==> flow/design.v <==
module tcp_parser (
    input  wire        clk,
    input  wire        rst,
    input  wire        ip_payload_valid,
    input  wire [7:0]  ip_payload_data,
    input  wire        ip_payload_start,    
    input  wire        ip_payload_end,      
    output wire [15:0] tcp_src_port,
    output wire [15:0] tcp_dst_port,
    output wire [31:0] tcp_seq_num,
    output wire [31:0] tcp_ack_num,
    output wire [3:0]  tcp_data_offset,
    output wire [7:0]  tcp_flags,
    output wire [15:0] tcp_window,
    output wire        tcp_flag_syn,
    output wire        tcp_flag_ack,
    output wire        tcp_flag_fin,
    output wire        tcp_flag_rst,
    output wire        tcp_flag_psh,
    output reg         tcp_payload_valid,
    output reg  [7:0]  tcp_payload_data,
    output reg         tcp_payload_start,
    output reg         tcp_payload_end,
    output reg         tcp_header_valid,
    output reg         tcp_parse_error
);
    localparam [2:0] IDLE         = 3'd0,
                     PARSE_HEADER = 3'd1,
                     SKIP_OPTIONS = 3'd2,
                     PAYLOAD      = 3'd3,
                     ERROR_STATE  = 3'd4;
    reg [2:0]  state;
    reg [5:0]  byte_cnt;
    reg [15:0] src_port_reg;
    reg [15:0] dst_port_reg;
    reg [31:0] seq_num_reg;
    reg [31:0] ack_num_reg;
    reg [3:0]  data_offset_reg;
    reg [7:0]  flags_reg;
    reg [15:0] window_reg;
    reg [5:0]  header_len;
    reg        header_done;
    reg        payload_active;
    always @(posedge clk) begin
        if (rst) begin
            state           <= IDLE;
            byte_cnt        <= 6'd0;
            src_port_reg    <= 16'd0;
            dst_port_reg    <= 16'd0;
            seq_num_reg     <= 32'd0;
            ack_num_reg     <= 32'd0;
            data_offset_reg <= 4'd0;
            flags_reg       <= 8'd0;
            window_reg      <= 16'd0;
            header_len      <= 6'd0;
            header_done     <= 1'b0;
            payload_active  <= 1'b0;
            tcp_header_valid  <= 1'b0;
            tcp_parse_error   <= 1'b0;
            tcp_payload_start <= 1'b0;
            tcp_payload_end   <= 1'b0;
            tcp_payload_valid <= 1'b0;
        end else begin
            tcp_header_valid  <= 1'b0;
            tcp_parse_error   <= 1'b0;
            tcp_payload_start <= 1'b0;
            tcp_payload_end   <= 1'b0;
            tcp_payload_valid <= 1'b0;
            case (state)
                IDLE: begin
                    header_done    <= 1'b0;
                    payload_active <= 1'b0;
                    if (ip_payload_start && ip_payload_valid) begin
                        src_port_reg[15:8] <= ip_payload_data;
                        byte_cnt <= 6'd1;
                        state <= PARSE_HEADER;
                    end
                end
                PARSE_HEADER: begin
                    if (ip_payload_valid) begin
                        case (byte_cnt)
                            6'd1:  src_port_reg[7:0]   <= ip_payload_data;
                            6'd2:  dst_port_reg[15:8]  <= ip_payload_data;
                            6'd3:  dst_port_reg[7:0]   <= ip_payload_data;
                            6'd4:  seq_num_reg[31:24]  <= ip_payload_data;
                            6'd5:  seq_num_reg[23:16]  <= ip_payload_data;
                            6'd6:  seq_num_reg[15:8]   <= ip_payload_data;
                            6'd7:  seq_num_reg[7:0]    <= ip_payload_data;
                            6'd8:  ack_num_reg[31:24]  <= ip_payload_data;
                            6'd9:  ack_num_reg[23:16]  <= ip_payload_data;
                            6'd10: ack_num_reg[15:8]   <= ip_payload_data;
                            6'd11: ack_num_reg[7:0]    <= ip_payload_data;
                            6'd12: begin
                                data_offset_reg <= ip_payload_data[7:4];
                                header_len <= {ip_payload_data[7:4], 2'b00};
                            end
                            6'd13: flags_reg          <= ip_payload_data;
                            6'd14: window_reg[15:8]   <= ip_payload_data;
                            6'd15: window_reg[7:0]    <= ip_payload_data;
                            6'd19: begin
                                if (header_len > 6'd20) begin
                                    state <= SKIP_OPTIONS;
                                end else begin
                                    header_done <= 1'b1;
                                    tcp_header_valid <= 1'b1;
                                    state <= PAYLOAD;
                                end
                            end
                            default: ;
                        endcase
                        byte_cnt <= byte_cnt + 6'd1;
                        if (ip_payload_end && byte_cnt < 6'd19) begin
                            tcp_parse_error <= 1'b1;
                            state <= ERROR_STATE;
                        end
                    end
                end
                SKIP_OPTIONS: begin
                    if (ip_payload_valid) begin
                        byte_cnt <= byte_cnt + 6'd1;
                        if (byte_cnt >= header_len - 6'd1) begin
                            header_done <= 1'b1;
                            tcp_header_valid <= 1'b1;
                            state <= PAYLOAD;
                        end
                        if (ip_payload_end && byte_cnt < header_len - 6'd1) begin
                            tcp_parse_error <= 1'b1;
                            state <= ERROR_STATE;
                        end
                    end
                end
                PAYLOAD: begin
                    if (ip_payload_valid) begin
                        tcp_payload_valid <= 1'b1;
                        tcp_payload_data <= ip_payload_data;
                        if (!payload_active) begin
                            tcp_payload_start <= 1'b1;
                            payload_active <= 1'b1;
                        end
                        if (ip_payload_end) begin
                            tcp_payload_end <= 1'b1;
                            payload_active <= 1'b0;
                            state <= IDLE;
                        end
                    end
                end
                ERROR_STATE: begin
                    if (ip_payload_end)
                        state <= IDLE;
                end
                default: state <= IDLE;
            endcase
            if (ip_payload_end && state != IDLE && state != PAYLOAD) begin
                tcp_parse_error <= 1'b1;
                state <= IDLE;
            end
        end
    end
    assign tcp_src_port    = src_port_reg;
    assign tcp_dst_port    = dst_port_reg;
    assign tcp_seq_num     = seq_num_reg;
    assign tcp_ack_num     = ack_num_reg;
    assign tcp_data_offset = data_offset_reg;
    assign tcp_flags       = flags_reg;
    assign tcp_window      = window_reg;
    assign tcp_flag_fin = flags_reg[0];
    assign tcp_flag_syn = flags_reg[1];
    assign tcp_flag_rst = flags_reg[2];
    assign tcp_flag_psh = flags_reg[3];
    assign tcp_flag_ack = flags_reg[4];
endmodule
module soupbintcp_handler (
    input  wire        clk,
    input  wire        rst,
    input  wire        tcp_payload_valid,
    input  wire [7:0]  tcp_payload_data,
    input  wire        tcp_payload_start,
    input  wire        tcp_payload_end,
    output reg         itch_msg_valid,
    output reg  [7:0]  itch_msg_data,
    output reg         itch_msg_start,
    output reg         itch_msg_end,
    output wire        session_active,
    output wire [63:0] session_sequence,
    output wire [7:0]  pkt_type,
    output reg         pkt_type_valid,
    output reg         pkt_heartbeat,
    output reg         pkt_login_accepted,
    output reg         pkt_login_rejected,
    output reg         pkt_end_session,
    output wire [31:0] seq_data_count,
    output wire [31:0] heartbeat_count,
    output reg         parse_error
);
    localparam [7:0] SOUP_DEBUG          = 8'h2B;   
    localparam [7:0] SOUP_LOGIN_ACCEPTED = 8'h41;   
    localparam [7:0] SOUP_HEARTBEAT      = 8'h48;   
    localparam [7:0] SOUP_LOGIN_REJECTED = 8'h4A;   
    localparam [7:0] SOUP_SEQ_DATA       = 8'h53;   
    localparam [7:0] SOUP_UNSEQ_DATA     = 8'h55;   
    localparam [7:0] SOUP_END_SESSION    = 8'h5A;   
    localparam [2:0] IDLE            = 3'd0,
                     READ_LENGTH_MSB = 3'd1,
                     READ_LENGTH_LSB = 3'd2,
                     READ_TYPE       = 3'd3,
                     READ_PAYLOAD    = 3'd4,
                     SKIP_PAYLOAD    = 3'd5,
                     ERROR_STATE     = 3'd6;
    reg [2:0]  state;
    reg [15:0] pkt_length;
    reg [7:0]  pkt_type_reg;
    reg [15:0] payload_cnt;
    reg [15:0] payload_len;      
    reg        session_active_reg;
    reg [63:0] session_seq_reg;
    reg [31:0] seq_data_cnt;
    reg [31:0] heartbeat_cnt;
    reg        is_seq_data;
    reg        first_payload;
    always @(posedge clk) begin
        if (rst) begin
            state              <= IDLE;
            pkt_length         <= 16'd0;
            pkt_type_reg       <= 8'd0;
            payload_cnt        <= 16'd0;
            payload_len        <= 16'd0;
            session_active_reg <= 1'b0;
            session_seq_reg    <= 64'd0;
            seq_data_cnt       <= 32'd0;
            heartbeat_cnt      <= 32'd0;
            is_seq_data        <= 1'b0;
            first_payload      <= 1'b0;
            itch_msg_valid     <= 1'b0;
            itch_msg_start     <= 1'b0;
            itch_msg_end       <= 1'b0;
            pkt_type_valid     <= 1'b0;
            pkt_heartbeat      <= 1'b0;
            pkt_login_accepted <= 1'b0;
            pkt_login_rejected <= 1'b0;
            pkt_end_session    <= 1'b0;
            parse_error        <= 1'b0;
        end else begin
            itch_msg_valid     <= 1'b0;
            itch_msg_start     <= 1'b0;
            itch_msg_end       <= 1'b0;
            pkt_type_valid     <= 1'b0;
            pkt_heartbeat      <= 1'b0;
            pkt_login_accepted <= 1'b0;
            pkt_login_rejected <= 1'b0;
            pkt_end_session    <= 1'b0;
            parse_error        <= 1'b0;
            case (state)
                IDLE: begin
                    is_seq_data   <= 1'b0;
                    first_payload <= 1'b0;
                    if (tcp_payload_start && tcp_payload_valid) begin
                        pkt_length[15:8] <= tcp_payload_data;
                        state <= READ_LENGTH_LSB;
                    end else if (tcp_payload_valid) begin
                        pkt_length[15:8] <= tcp_payload_data;
                        state <= READ_LENGTH_LSB;
                    end
                end
                READ_LENGTH_MSB: begin
                    if (tcp_payload_valid) begin
                        pkt_length[15:8] <= tcp_payload_data;
                        state <= READ_LENGTH_LSB;
                    end
                end
                READ_LENGTH_LSB: begin
                    if (tcp_payload_valid) begin
                        pkt_length[7:0] <= tcp_payload_data;
                        state <= READ_TYPE;
                    end
                end
                READ_TYPE: begin
                    if (tcp_payload_valid) begin
                        pkt_type_reg <= tcp_payload_data;
                        pkt_type_valid <= 1'b1;
                        payload_len <= pkt_length - 16'd1;
                        payload_cnt <= 16'd0;
                        case (tcp_payload_data)
                            SOUP_HEARTBEAT: begin
                                pkt_heartbeat <= 1'b1;
                                heartbeat_cnt <= heartbeat_cnt + 32'd1;
                                state <= IDLE;
                            end
                            SOUP_LOGIN_ACCEPTED: begin
                                pkt_login_accepted <= 1'b1;
                                session_active_reg <= 1'b1;
                                if (pkt_length > 16'd1) state <= SKIP_PAYLOAD;
                                else                    state <= IDLE;
                            end
                            SOUP_LOGIN_REJECTED: begin
                                pkt_login_rejected <= 1'b1;
                                session_active_reg <= 1'b0;
                                if (pkt_length > 16'd1) state <= SKIP_PAYLOAD;
                                else                    state <= IDLE;
                            end
                            SOUP_END_SESSION: begin
                                pkt_end_session <= 1'b1;
                                session_active_reg <= 1'b0;
                                state <= IDLE;
                            end
                            SOUP_SEQ_DATA: begin
                                is_seq_data <= 1'b1;
                                first_payload <= 1'b1;
                                seq_data_cnt <= seq_data_cnt + 32'd1;
                                session_seq_reg <= session_seq_reg + 64'd1;
                                if (pkt_length > 16'd1) state <= READ_PAYLOAD;
                                else                    state <= IDLE;
                            end
                            SOUP_UNSEQ_DATA: begin
                                if (pkt_length > 16'd1) state <= SKIP_PAYLOAD;
                                else                    state <= IDLE;
                            end
                            SOUP_DEBUG: begin
                                if (pkt_length > 16'd1) state <= SKIP_PAYLOAD;
                                else                    state <= IDLE;
                            end
                            default: begin
                                parse_error <= 1'b1;
                                if (pkt_length > 16'd1) state <= SKIP_PAYLOAD;
                                else                    state <= IDLE;
                            end
                        endcase
                    end
                end
                READ_PAYLOAD: begin
                    if (tcp_payload_valid) begin
                        itch_msg_valid <= 1'b1;
                        itch_msg_data <= tcp_payload_data;
                        if (first_payload) begin
                            itch_msg_start <= 1'b1;
                            first_payload <= 1'b0;
                        end
                        payload_cnt <= payload_cnt + 16'd1;
                        if (payload_cnt >= payload_len - 16'd1) begin
                            itch_msg_end <= 1'b1;
                            state <= IDLE;
                        end
                        if (tcp_payload_end) begin
                            if (payload_cnt < payload_len - 16'd1)
                                itch_msg_end <= 1'b1;
                            state <= IDLE;
                        end
                    end
                end
                SKIP_PAYLOAD: begin
                    if (tcp_payload_valid) begin
                        payload_cnt <= payload_cnt + 16'd1;
                        if (payload_cnt >= payload_len - 16'd1)
                            state <= IDLE;
                        if (tcp_payload_end)
                            state <= IDLE;
                    end
                end
                ERROR_STATE: begin
                    if (tcp_payload_end)
                        state <= IDLE;
                end
                default: state <= IDLE;
            endcase
            if (tcp_payload_end && state != IDLE) begin
                if (state == READ_PAYLOAD && is_seq_data)
                    itch_msg_end <= 1'b1;
                state <= IDLE;
            end
        end
    end
    assign session_active   = session_active_reg;
    assign session_sequence = session_seq_reg;
    assign pkt_type         = pkt_type_reg;
    assign seq_data_count   = seq_data_cnt;
    assign heartbeat_count  = heartbeat_cnt;
endmodule
module asx_itch_parser (
    input  wire        clk,
    input  wire        rst,
    input  wire        itch_msg_valid,
    input  wire [7:0]  itch_msg_data,
    input  wire        itch_msg_start,
    input  wire        itch_msg_end,
    output reg         msg_valid,
    output wire [7:0]  msg_type,
    output reg         msg_error,
    output wire [31:0] timestamp,
    output wire [63:0] order_id,
    output wire [31:0] orderbook_id,
    output wire        side,
    output reg         add_order_valid,
    output reg         add_order_start,
    output wire [63:0] quantity,
    output wire [31:0] price,
    output wire [15:0] order_attributes,
    output reg         order_executed_valid,
    output wire [63:0] exec_quantity,
    output wire [63:0] match_id,
    output wire [31:0] combo_group_id,
    output reg         order_cancel_valid,
    output wire [63:0] cancel_quantity,
    output reg         order_delete_valid,
    output reg         order_replace_valid,
    output wire [63:0] new_order_id,
    output wire [63:0] new_quantity,
    output wire [31:0] new_price,
    output reg         directory_valid,
    output wire [63:0] symbol,
    output wire [95:0] isin,
    output wire [7:0]  price_decimals,
    output wire [31:0] round_lot_size,
    output reg         system_event_valid,
    output wire [7:0]  event_code,
    output wire [31:0] total_messages,
    output wire [31:0] parse_errors
);
    localparam [2:0] IDLE        = 3'd0,
                     READ_TYPE   = 3'd1,
                     COUNT_BYTES = 3'd2,
                     COMPLETE    = 3'd3,
                     ERROR_STATE = 3'd4;
    localparam [7:0] ASX_MSG_TIMESTAMP         = 8'h54;   
    localparam [7:0] ASX_MSG_SYSTEM_EVENT      = 8'h53;   
    localparam [7:0] ASX_MSG_ORDER_BOOK_DIR    = 8'h52;   
    localparam [7:0] ASX_MSG_COMBINATION_LEG   = 8'h4D;   
    localparam [7:0] ASX_MSG_TICK_SIZE         = 8'h4C;   
    localparam [7:0] ASX_MSG_ORDER_BOOK_STATE  = 8'h4F;   
    localparam [7:0] ASX_MSG_ADD_ORDER         = 8'h41;   
    localparam [7:0] ASX_MSG_ADD_ORDER_ATTRIB  = 8'h46;   
    localparam [7:0] ASX_MSG_ORDER_EXECUTED    = 8'h45;   
    localparam [7:0] ASX_MSG_ORDER_EXEC_PRICE  = 8'h43;   
    localparam [7:0] ASX_MSG_ORDER_CANCEL      = 8'h58;   
    localparam [7:0] ASX_MSG_ORDER_DELETE      = 8'h44;   
    localparam [7:0] ASX_MSG_ORDER_REPLACE     = 8'h55;   
    localparam [7:0] ASX_MSG_TRADE             = 8'h50;   
    localparam [7:0] ASX_MSG_CROSS_TRADE       = 8'h51;   
    localparam [7:0] ASX_MSG_BROKEN_TRADE      = 8'h42;   
    function [7:0] get_asx_msg_length;
        input [7:0] t;
        begin
            case (t)
                ASX_MSG_TIMESTAMP:        get_asx_msg_length = 8'd5;
                ASX_MSG_SYSTEM_EVENT:     get_asx_msg_length = 8'd6;
                ASX_MSG_ORDER_BOOK_DIR:   get_asx_msg_length = 8'd57;
                ASX_MSG_COMBINATION_LEG:  get_asx_msg_length = 8'd21;
                ASX_MSG_TICK_SIZE:        get_asx_msg_length = 8'd22;
                ASX_MSG_ORDER_BOOK_STATE: get_asx_msg_length = 8'd10;
                ASX_MSG_ADD_ORDER:        get_asx_msg_length = 8'd39;
                ASX_MSG_ADD_ORDER_ATTRIB: get_asx_msg_length = 8'd40;
                ASX_MSG_ORDER_EXECUTED:   get_asx_msg_length = 8'd31;
                ASX_MSG_ORDER_EXEC_PRICE: get_asx_msg_length = 8'd40;
                ASX_MSG_ORDER_CANCEL:     get_asx_msg_length = 8'd19;
                ASX_MSG_ORDER_DELETE:     get_asx_msg_length = 8'd15;
                ASX_MSG_ORDER_REPLACE:    get_asx_msg_length = 8'd45;
                ASX_MSG_TRADE:            get_asx_msg_length = 8'd37;
                ASX_MSG_CROSS_TRADE:      get_asx_msg_length = 8'd41;
                ASX_MSG_BROKEN_TRADE:     get_asx_msg_length = 8'd15;
                default:                  get_asx_msg_length = 8'd0;
            endcase
        end
    endfunction
    reg [2:0]  state;
    reg [7:0]  current_msg_type;
    reg [7:0]  expected_length;
    reg [7:0]  byte_counter;
    reg [31:0] timestamp_reg;
    reg [63:0] order_id_reg;
    reg [31:0] orderbook_id_reg;
    reg        side_reg;
    reg [63:0] quantity_reg;
    reg [31:0] price_reg;
    reg [15:0] order_attributes_reg;
    reg [63:0] exec_quantity_reg;
    reg [7:0]  event_code_reg;
    reg [31:0] msg_counter;
    reg [31:0] error_counter;
    wire [7:0] new_len = get_asx_msg_length(itch_msg_data);
    wire [8:0] byte_counter_p1 = {1'b0, byte_counter} + 9'd1;
    wire       last_byte       = byte_counter_p1 >= {1'b0, expected_length};
    always @(posedge clk) begin
        if (rst) begin
            state                <= IDLE;
            current_msg_type     <= 8'd0;
            expected_length      <= 8'd0;
            byte_counter         <= 8'd0;
            msg_counter          <= 32'd0;
            error_counter        <= 32'd0;
            msg_valid            <= 1'b0;
            msg_error            <= 1'b0;
            add_order_valid      <= 1'b0;
            add_order_start      <= 1'b0;
            order_executed_valid <= 1'b0;
            order_cancel_valid   <= 1'b0;
            order_delete_valid   <= 1'b0;
            order_replace_valid  <= 1'b0;
            directory_valid      <= 1'b0;
            system_event_valid   <= 1'b0;
        end else begin
            msg_valid            <= 1'b0;
            msg_error            <= 1'b0;
            add_order_valid      <= 1'b0;
            add_order_start      <= 1'b0;
            order_executed_valid <= 1'b0;
            order_cancel_valid   <= 1'b0;
            order_delete_valid   <= 1'b0;
            order_replace_valid  <= 1'b0;
            directory_valid      <= 1'b0;
            system_event_valid   <= 1'b0;
            case (state)
                IDLE: begin
                    if (itch_msg_start && itch_msg_valid) begin
                        current_msg_type <= itch_msg_data;
                        expected_length  <= new_len;
                        byte_counter     <= 8'd1;
                        if (itch_msg_data == ASX_MSG_ADD_ORDER)
                            add_order_start <= 1'b1;
                        if (new_len == 8'd0)
                            state <= ERROR_STATE;
                        else
                            state <= COUNT_BYTES;
                    end
                end
                READ_TYPE: begin
                    state <= IDLE;
                end
                COUNT_BYTES: begin
                    if (itch_msg_valid) begin
                        if (current_msg_type == ASX_MSG_ADD_ORDER) begin
                            case (byte_counter)
                            8'd1: timestamp_reg[31:24] <= itch_msg_data;
                            8'd2: timestamp_reg[23:16] <= itch_msg_data;
                            8'd3: timestamp_reg[15:8] <= itch_msg_data;
                            8'd4: timestamp_reg[7:0] <= itch_msg_data;
                            8'd5: order_id_reg[63:56] <= itch_msg_data;
                            8'd6: order_id_reg[55:48] <= itch_msg_data;
                            8'd7: order_id_reg[47:40] <= itch_msg_data;
                            8'd8: order_id_reg[39:32] <= itch_msg_data;
                            8'd9: order_id_reg[31:24] <= itch_msg_data;
                            8'd10: order_id_reg[23:16] <= itch_msg_data;
                            8'd11: order_id_reg[15:8] <= itch_msg_data;
                            8'd12: order_id_reg[7:0] <= itch_msg_data;
                            8'd13: orderbook_id_reg[31:24] <= itch_msg_data;
                            8'd14: orderbook_id_reg[23:16] <= itch_msg_data;
                            8'd15: orderbook_id_reg[15:8] <= itch_msg_data;
                            8'd16: orderbook_id_reg[7:0] <= itch_msg_data;
                            8'd17: side_reg <= (itch_msg_data == 8'h42);
                            8'd18: quantity_reg[63:56] <= itch_msg_data;
                            8'd19: quantity_reg[55:48] <= itch_msg_data;
                            8'd20: quantity_reg[47:40] <= itch_msg_data;
                            8'd21: quantity_reg[39:32] <= itch_msg_data;
                            8'd22: quantity_reg[31:24] <= itch_msg_data;
                            8'd23: quantity_reg[23:16] <= itch_msg_data;
                            8'd24: quantity_reg[15:8] <= itch_msg_data;
                            8'd25: quantity_reg[7:0] <= itch_msg_data;
                            8'd26: price_reg[31:24] <= itch_msg_data;
                            8'd27: price_reg[23:16] <= itch_msg_data;
                            8'd28: price_reg[15:8] <= itch_msg_data;
                            8'd29: price_reg[7:0] <= itch_msg_data;
                            8'd30: order_attributes_reg[15:8] <= itch_msg_data;
                            8'd31: order_attributes_reg[7:0] <= itch_msg_data;
                            default: ;
                            endcase
                        end else if (current_msg_type == ASX_MSG_ORDER_EXECUTED) begin
                            case (byte_counter)
                            8'd1: timestamp_reg[31:24] <= itch_msg_data;
                            8'd2: timestamp_reg[23:16] <= itch_msg_data;
                            8'd3: timestamp_reg[15:8] <= itch_msg_data;
                            8'd4: timestamp_reg[7:0] <= itch_msg_data;
                            8'd5: order_id_reg[63:56] <= itch_msg_data;
                            8'd6: order_id_reg[55:48] <= itch_msg_data;
                            8'd7: order_id_reg[47:40] <= itch_msg_data;
                            8'd8: order_id_reg[39:32] <= itch_msg_data;
                            8'd9: order_id_reg[31:24] <= itch_msg_data;
                            8'd10: order_id_reg[23:16] <= itch_msg_data;
                            8'd11: order_id_reg[15:8] <= itch_msg_data;
                            8'd12: order_id_reg[7:0] <= itch_msg_data;
                            8'd13: orderbook_id_reg[31:24] <= itch_msg_data;
                            8'd14: orderbook_id_reg[23:16] <= itch_msg_data;
                            8'd15: orderbook_id_reg[15:8] <= itch_msg_data;
                            8'd16: orderbook_id_reg[7:0] <= itch_msg_data;
                            8'd17: side_reg <= (itch_msg_data == 8'h42);
                            8'd18: exec_quantity_reg[63:56] <= itch_msg_data;
                            8'd19: exec_quantity_reg[55:48] <= itch_msg_data;
                            8'd20: exec_quantity_reg[47:40] <= itch_msg_data;
                            8'd21: exec_quantity_reg[39:32] <= itch_msg_data;
                            8'd22: exec_quantity_reg[31:24] <= itch_msg_data;
                            8'd23: exec_quantity_reg[23:16] <= itch_msg_data;
                            8'd24: exec_quantity_reg[15:8] <= itch_msg_data;
                            8'd25: exec_quantity_reg[7:0] <= itch_msg_data;
                            default: ;
                            endcase
                        end else if (current_msg_type == ASX_MSG_ORDER_DELETE) begin
                            case (byte_counter)
                            8'd1: timestamp_reg[31:24] <= itch_msg_data;
                            8'd2: timestamp_reg[23:16] <= itch_msg_data;
                            8'd3: timestamp_reg[15:8] <= itch_msg_data;
                            8'd4: timestamp_reg[7:0] <= itch_msg_data;
                            8'd5: order_id_reg[63:56] <= itch_msg_data;
                            8'd6: order_id_reg[55:48] <= itch_msg_data;
                            8'd7: order_id_reg[47:40] <= itch_msg_data;
                            8'd8: order_id_reg[39:32] <= itch_msg_data;
                            8'd9: order_id_reg[31:24] <= itch_msg_data;
                            8'd10: order_id_reg[23:16] <= itch_msg_data;
                            8'd11: order_id_reg[15:8] <= itch_msg_data;
                            8'd12: order_id_reg[7:0] <= itch_msg_data;
                            8'd13: orderbook_id_reg[31:24] <= itch_msg_data;
                            8'd14: orderbook_id_reg[23:16] <= itch_msg_data;
                            default: ;
                            endcase
                        end else if (current_msg_type == ASX_MSG_SYSTEM_EVENT) begin
                            case (byte_counter)
                            8'd1: timestamp_reg[31:24] <= itch_msg_data;
                            8'd2: timestamp_reg[23:16] <= itch_msg_data;
                            8'd3: timestamp_reg[15:8] <= itch_msg_data;
                            8'd4: timestamp_reg[7:0] <= itch_msg_data;
                            8'd5: event_code_reg <= itch_msg_data;
                            default: ;
                            endcase
                        end
                        if (last_byte)
                            state <= COMPLETE;
                        byte_counter <= byte_counter + 8'd1;
                        if (itch_msg_end) begin
                            if (!last_byte)
                                state <= ERROR_STATE;
                            else
                                state <= COMPLETE;
                        end
                    end
                end
                COMPLETE: begin
                    msg_counter <= msg_counter + 32'd1;
                    msg_valid <= 1'b1;
                    case (current_msg_type)
                        ASX_MSG_ADD_ORDER:      add_order_valid <= 1'b1;
                        ASX_MSG_ORDER_EXECUTED: order_executed_valid <= 1'b1;
                        ASX_MSG_ORDER_CANCEL:   order_cancel_valid <= 1'b1;
                        ASX_MSG_ORDER_DELETE:   order_delete_valid <= 1'b1;
                        ASX_MSG_ORDER_REPLACE:  order_replace_valid <= 1'b1;
                        ASX_MSG_ORDER_BOOK_DIR: directory_valid <= 1'b1;
                        ASX_MSG_SYSTEM_EVENT:   system_event_valid <= 1'b1;
                        default: ;
                    endcase
                    state <= IDLE;
                end
                ERROR_STATE: begin
                    msg_error <= 1'b1;
                    error_counter <= error_counter + 32'd1;
                    state <= IDLE;
                end
                default: state <= IDLE;
            endcase
        end
    end
    assign msg_type         = current_msg_type;
    assign timestamp        = timestamp_reg;
    assign order_id         = order_id_reg;
    assign orderbook_id     = orderbook_id_reg;
    assign side             = side_reg;
    assign quantity         = quantity_reg;
    assign price            = price_reg;
    assign order_attributes = order_attributes_reg;
    assign exec_quantity    = exec_quantity_reg;
    assign match_id         = 64'd0;
    assign combo_group_id   = 32'd0;
    assign cancel_quantity  = 64'd0;
    assign new_order_id     = 64'd0;
    assign new_quantity     = 64'd0;
    assign new_price        = 32'd0;
    assign symbol           = 64'd0;
    assign isin             = 96'd0;
    assign price_decimals   = 8'd0;
    assign round_lot_size   = 32'd0;
    assign event_code       = event_code_reg;
    assign total_messages   = msg_counter;
    assign parse_errors     = error_counter;
endmodule
module asx_soupbintcp_itch (
    input  wire        clk,
    input  wire        rst,
    input  wire        ip_payload_valid,
    input  wire [7:0]  ip_payload_data,
    input  wire        ip_payload_start,
    input  wire        ip_payload_end,
    output wire [15:0] tcp_src_port,
    output wire [15:0] tcp_dst_port,
    output wire [31:0] tcp_seq_num,
    output wire [31:0] tcp_ack_num,
    output wire [3:0] tcp_data_offset,
    output wire [7:0] tcp_flags,
    output wire [15:0] tcp_window,
    output wire tcp_flag_syn,
    output wire tcp_flag_ack,
    output wire tcp_flag_fin,
    output wire tcp_flag_rst,
    output wire tcp_flag_psh,
    output wire tcp_header_valid,
    output wire tcp_parse_error,
    output wire session_active,
    output wire [63:0] session_sequence,
    output wire [7:0] pkt_type,
    output wire pkt_type_valid,
    output wire pkt_heartbeat,
    output wire pkt_login_accepted,
    output wire pkt_login_rejected,
    output wire pkt_end_session,
    output wire [31:0] seq_data_count,
    output wire [31:0] heartbeat_count,
    output wire parse_error,
    output wire msg_valid,
    output wire [7:0] msg_type,
    output wire msg_error,
    output wire [31:0] timestamp,
    output wire [63:0] order_id,
    output wire [31:0] orderbook_id,
    output wire side,
    output wire add_order_valid,
    output wire add_order_start,
    output wire [63:0] quantity,
    output wire [31:0] price,
    output wire [15:0] order_attributes,
    output wire order_executed_valid,
    output wire [63:0] exec_quantity,
    output wire order_cancel_valid,
    output wire order_delete_valid,
    output wire order_replace_valid,
    output wire directory_valid,
    output wire system_event_valid,
    output wire [7:0] event_code,
    output wire [31:0] total_messages,
    output wire [31:0] parse_errors
);
    wire       tcp_payload_valid;
    wire [7:0] tcp_payload_data;
    wire       tcp_payload_start;
    wire       tcp_payload_end;
    wire       itch_tcp_valid;
    wire [7:0] itch_tcp_data;
    wire       itch_tcp_start;
    wire       itch_tcp_end;
    wire [63:0] unused_match_id;
    wire [31:0] unused_combo_group_id;
    wire [63:0] unused_cancel_quantity;
    wire [63:0] unused_new_order_id;
    wire [63:0] unused_new_quantity;
    wire [31:0] unused_new_price;
    wire [63:0] unused_symbol;
    wire [95:0] unused_isin;
    wire [7:0] unused_price_decimals;
    wire [31:0] unused_round_lot_size;
    tcp_parser tcp_parser_inst (
        .clk               (clk),
        .rst               (rst),
        .ip_payload_valid  (ip_payload_valid),
        .ip_payload_data   (ip_payload_data),
        .ip_payload_start  (ip_payload_start),
        .ip_payload_end    (ip_payload_end),
        .tcp_src_port      (tcp_src_port),
        .tcp_dst_port      (tcp_dst_port),
        .tcp_seq_num       (tcp_seq_num),
        .tcp_ack_num       (tcp_ack_num),
        .tcp_data_offset   (tcp_data_offset),
        .tcp_flags         (tcp_flags),
        .tcp_window        (tcp_window),
        .tcp_flag_syn      (tcp_flag_syn),
        .tcp_flag_ack      (tcp_flag_ack),
        .tcp_flag_fin      (tcp_flag_fin),
        .tcp_flag_rst      (tcp_flag_rst),
        .tcp_flag_psh      (tcp_flag_psh),
        .tcp_header_valid  (tcp_header_valid),
        .tcp_parse_error   (tcp_parse_error),
        .tcp_payload_valid (tcp_payload_valid),
        .tcp_payload_data  (tcp_payload_data),
        .tcp_payload_start (tcp_payload_start),
        .tcp_payload_end   (tcp_payload_end)
    );
    soupbintcp_handler soupbintcp_inst (
        .clk                (clk),
        .rst                (rst),
        .tcp_payload_valid  (tcp_payload_valid),
        .tcp_payload_data   (tcp_payload_data),
        .tcp_payload_start  (tcp_payload_start),
        .tcp_payload_end    (tcp_payload_end),
        .itch_msg_valid     (itch_tcp_valid),
        .itch_msg_data      (itch_tcp_data),
        .itch_msg_start     (itch_tcp_start),
        .itch_msg_end       (itch_tcp_end),
        .session_active     (session_active),
        .session_sequence   (session_sequence),
        .pkt_type           (pkt_type),
        .pkt_type_valid     (pkt_type_valid),
        .pkt_heartbeat      (pkt_heartbeat),
        .pkt_login_accepted (pkt_login_accepted),
        .pkt_login_rejected (pkt_login_rejected),
        .pkt_end_session    (pkt_end_session),
        .seq_data_count     (seq_data_count),
        .heartbeat_count    (heartbeat_count),
        .parse_error        (parse_error)
    );
    asx_itch_parser asx_itch_inst (
        .clk                  (clk),
        .rst                  (rst),
        .itch_msg_valid       (itch_tcp_valid),
        .itch_msg_data        (itch_tcp_data),
        .itch_msg_start       (itch_tcp_start),
        .itch_msg_end         (itch_tcp_end),
        .msg_valid            (msg_valid),
        .msg_type             (msg_type),
        .msg_error            (msg_error),
        .timestamp            (timestamp),
        .order_id             (order_id),
        .orderbook_id         (orderbook_id),
        .side                 (side),
        .add_order_valid      (add_order_valid),
        .add_order_start      (add_order_start),
        .quantity             (quantity),
        .price                (price),
        .order_attributes     (order_attributes),
        .order_executed_valid (order_executed_valid),
        .exec_quantity        (exec_quantity),
        .order_cancel_valid   (order_cancel_valid),
        .order_delete_valid   (order_delete_valid),
        .order_replace_valid  (order_replace_valid),
        .directory_valid      (directory_valid),
        .system_event_valid   (system_event_valid),
        .event_code           (event_code),
        .total_messages       (total_messages),
        .parse_errors         (parse_errors),
        .match_id             (unused_match_id),
        .combo_group_id       (unused_combo_group_id),
        .cancel_quantity      (unused_cancel_quantity),
        .new_order_id         (unused_new_order_id),
        .new_quantity         (unused_new_quantity),
        .new_price            (unused_new_price),
        .symbol               (unused_symbol),
        .isin                 (unused_isin),
        .price_decimals       (unused_price_decimals),
        .round_lot_size       (unused_round_lot_size)
    );
endmodule
# From RTL to reports: asx_soupbintcp_itch
# What the tools print for asx_soupbintcp_itch, step after step.
# Lines are those of the file above, counted from 1.
# Cell names lack the library's common part.
# Not given: --
# setup
design	asx_soupbintcp_itch
clock	clk
lib	sky130hd
lib_corner	tt_025C_1v80

# Word-level counts
# Yosys after proc, flatten, opt, wreduce and memory -nomap, before mapping. Memory bits, and registers merged into a memory's read port (data or address), are not among the register bits. Print and check cells are not counted.
# bits
register_bits	768
inputBits	13
out_inout_bits	669
word_cells	505
# classes
n_addsub	12
cmp	8
equal	108
mux	160
bitwise	12
reduce_and_logical	102
# ops
operator	count
8-bit two-way mux	70
8-bit by 7-bit equality test with 1-bit output with constant B	29
32-bit by 1-bit adder with 32-bit output with constant B	4
8-bit by 5-bit equality test with 1-bit output with constant B	16
6-bit case mux with 14-bit select	1
3-bit AND reduction	25
5-bit AND reduction	15
3-bit two-way mux	25
64-bit by 1-bit adder with 64-bit output with constant B	1
8-bit by 4-bit equality test with 1-bit output with constant B	8
6-bit AND reduction	9
6-bit by 4-bit equality test with 1-bit output with constant B	8
1-bit two-way mux	46
16-bit by 1-bit subtractor with 16-bit output with constant B	2
8-bit by 3-bit equality test with 1-bit output with constant B	4
16-bit case mux with 2-bit select	1
8-bit case mux with 2-bit select	2
16-bit two-way mux	2
2-bit OR reduction	12
6-bit by 3-bit equality test with 1-bit output with constant B	4
2-bit != test with constant B	9
3-bit by 2-bit equality test with 1-bit output with constant B	6
3-bit nonzero test	6
3-bit case mux with 6-bit select	1
16-bit by 1-bit adder with 16-bit output with constant B	1
16-bit by 1-bit greater-than comparator with 1-bit output with constant B	1
16-bit greater-or-equal comparator	1
16-bit less-than comparator	1
# Other operator kinds: 37; their cells: 92.

# Longest topological paths
# Longest topological path by Yosys (ltp), each cell counted once; first at word level (registers and memories cut), then after technology mapping (sequential cells cut; the memories' decode and read muxes count).
# depth
depth_word	9
ABC_AREA	1
depth_mapped	21
mapped_depth_nobuf	21

# Netlist
# Yosys stat after the flow's synthesis: flattened, memories mapped to cells. It holds for the ABC_AREA given above (unset counts as 0); a run with the other value may have another netlist.
# Totals and module areas in this step are rounded.
# synth_totals
mapped_cells	3567
area_um2	31940
seq_area_um2	18610
ffs	765
buf_cells	98
# by_type
cell	count	area_total_um2
edfxtp_1	329	9.88E+03
dfxtp_1	436	8.73E+03
nand2_1	645	2.42E+03
inv_1	423	1.59E+03
a21oi_1	313	1.57E+03
nor2_1	418	1.57E+03
o21ai_0	217	1.09E+03
nand3_1	186	930.893
nor3_1	142	710.682
xor2_1	70	613.088
ha_1	45	563.04
nand4_1	58	362.848
clkbuf_1	67	251.491
xnor2_1	25	218.96
a211oi_1	12	90.086
nand3_4	5	87.584
buf_2	17	85.082
nor4_1	13	81.328
# Other cell types: 39; their cells: 146.

# Worst setup path after synthesis
# Source: OpenSTA report_checks on the synthesized netlist (no wires, ideal clock, input and output delay 20% of the period each), path of least setup slack; recovery checks are left aside. Register names are those of the netlist, which keeps one name where synthesis merged equal registers.
# synth_path
kind	input port to flip-flop
startpoint	in rst
endpoint	reg asx_itch_inst.event_code_reg[0]
period_ps	5000
in_delay_ps	1000
setup_time_ps	395
launch_ps	1000
arrival_time_ps	2338
required_time_ps	4605
slack_ps	2267
path_delay_ps	1733
stages	4
n_path_buf	1
period_less_setup_slack_ps	2733
# "path_delay_ps" = arrival - input delay + setup time.
# "stages" counts driving pins, that of a launching flip-flop among them; a cell with two outputs on the path counts twice.
# "period_less_setup_slack_ps" = period - worst setup slack (recovery checks aside). The figure is calculated, with input and output delays left at 20% of the set period.
# Between the ends stands the longest chain of elaborated cells between them, by number of cells; it is not shown to be the way that was timed. Of several equally long chains one is given.
# Each line given opens the expression or statement behind the cell; cells for indexed reads and writes are added by Yosys, which also makes memories of some case tables.
# synth_via
cell_sequence	inv_2 clkbuf_1 nand4_1 nor4_1
elab_chain_cells	2
cone_cells	2
lines_between	0
classes_between	1 x logic; 1 x reduce/logical
# synth_rtl
item	line	rtl
start, declared	680	input  wire        rst,
1-bit inverter	--
8-bit AND reduction	--
end, assigned	616	8'd5: event_code_reg <= itch_msg_data;
end, declared	474	reg [7:0]  event_code_reg;

# Path in the finished layout
# Path of least setup slack in the final report of record 2 (OpenROAD, finished layout, wires in). Where an end is a register, its clock arrival counts in the times.
# The report prints the path's times to 10 ps; the period is as set.
# layout_path
kind	flip-flop to flip-flop
startpoint	reg asx_itch_inst.current_msg_type[7]
endpoint	reg asx_itch_inst.quantity_reg[57]
period_ps	5520
setup_time_ps	320
launch_ps	640
arrival_time_ps	3440
required_time_ps	5830
slack_ps	2390
stages	8
n_path_buf	0
# Between the ends stands the longest chain of elaborated cells between them, by number of cells; it is not shown to be the way that was timed. Of several equally long chains one is given.
# layout_via
cell_sequence	dfxtp_1 inv_1 nand2_1 nor3_1 nand3_1 inv_1 nand3b_1 nor2_1
elab_chain_cells	2
cone_cells	2
classes_between	1 x eq/ne; 1 x reduce/logical
# layout_rtl
item	line	rtl
start, declared	463	reg [7:0]  current_msg_type;
start, assigned	483	current_msg_type     <= 8'd0;
start, assigned	512	current_msg_type <= itch_msg_data;
8-bit by 7-bit equality test with 1-bit output	528	if (current_msg_type == ASX_MSG_ADD_ORDER) begin
5-bit AND reduction	--
end, assigned	547	8'd18: quantity_reg[63:56] <= itch_msg_data;
end, declared	470	reg [63:0] quantity_reg;

# Stored flow runs of asx_soupbintcp_itch (6 of them; Yosys, OpenROAD, sky130hd). They differ in their settings and are not a sequence. Constraints: input delay and output delay 20% of the set period each, output load 0.01 pF.
# By "worst_path_time_ps" is meant the share of the clock period that the worst setup path is allowed (20% is reserved at inputs, 20% at outputs), minus its slack. Clock arrival times at its registers enter into it.
# "worst_path_time_ps" is known to 10 ps.
# Values from the reports are rounded here.
# Settings: n/a = not set for that run.
# Among the results, n/a means that no value is shown for the run.
stored run	ABC_AREA	CELL_PAD_IN_SITES_DETAIL_PLACEMENT	CORE_ASPECT_RATIO	CORE_MARGIN	CORE_UTILIZATION	GPL_TIMING_DRIVEN	SETUP_SLACK_MARGIN	SLEW_MARGIN	TNS_END_PERCENT	period_ns	CAP_MARGIN	CELL_PAD_IN_SITES_GLOBAL_PLACEMENT	CTS_CLUSTER_DIAMETER	CTS_CLUSTER_SIZE	MIN_ROUTING_LAYER	PLACE_DENSITY_LB_ADDON	GPL_ROUTABILITY_DRIVEN	HOLD_SLACK_MARGIN	MAX_ROUTING_LAYER	finish.utilization_pct	setup_worst_slack_ps	fin_tns_ps	worst_path_time_ps	critical_path_kind	die_um2	final_hold_ws_ps	yosys_chip_area_um2
record 1	1	2	1.54	5	48	1	0.91	40	60	3.36	20	n/a	n/a	n/a	n/a	n/a	n/a	n/a	n/a	n/a	n/a	n/a	n/a	n/a	n/a	n/a	n/a
record 2	1	n/a	1.4	2	46	n/a	n/a	15	25	5.52	30	1	214	75	met1	0.25	n/a	n/a	n/a	58.4	2391	0	3130	flip-flop to flip-flop	71580	456	31940
record 3	n/a	n/a	n/a	2	71	n/a	n/a	20	n/a	3.63	20	n/a	n/a	n/a	n/a	n/a	n/a	n/a	n/a	n/a	n/a	n/a	n/a	n/a	n/a	n/a	n/a
record 4	1	2	1.54	3	48	1	n/a	25	60	3.36	20	n/a	n/a	n/a	n/a	n/a	0	0.12	met4	n/a	n/a	n/a	n/a	n/a	n/a	n/a	n/a
record 5	1	n/a	n/a	2	32	n/a	0.43	0	n/a	2.4	20	3	377	n/a	n/a	0.16	n/a	0.11	met5	47.1	-260	-1002	2660	flip-flop to flip-flop	102300	438	31940
record 6	n/a	2	n/a	4	41	n/a	0.71	40	n/a	2.88	20	n/a	n/a	39	met1	0.23	n/a	n/a	met4	n/a	n/a	n/a	n/a	n/a	n/a	n/a	n/a
# Record 1: no final report: placement broke off with DPL-0033
# Record 3: no final report: routing broke off with GRT-0232
# Record 4: no final report: placement broke off with DPL-0033
# Record 6: no final report: clock tree synthesis broke off with DPL-0033
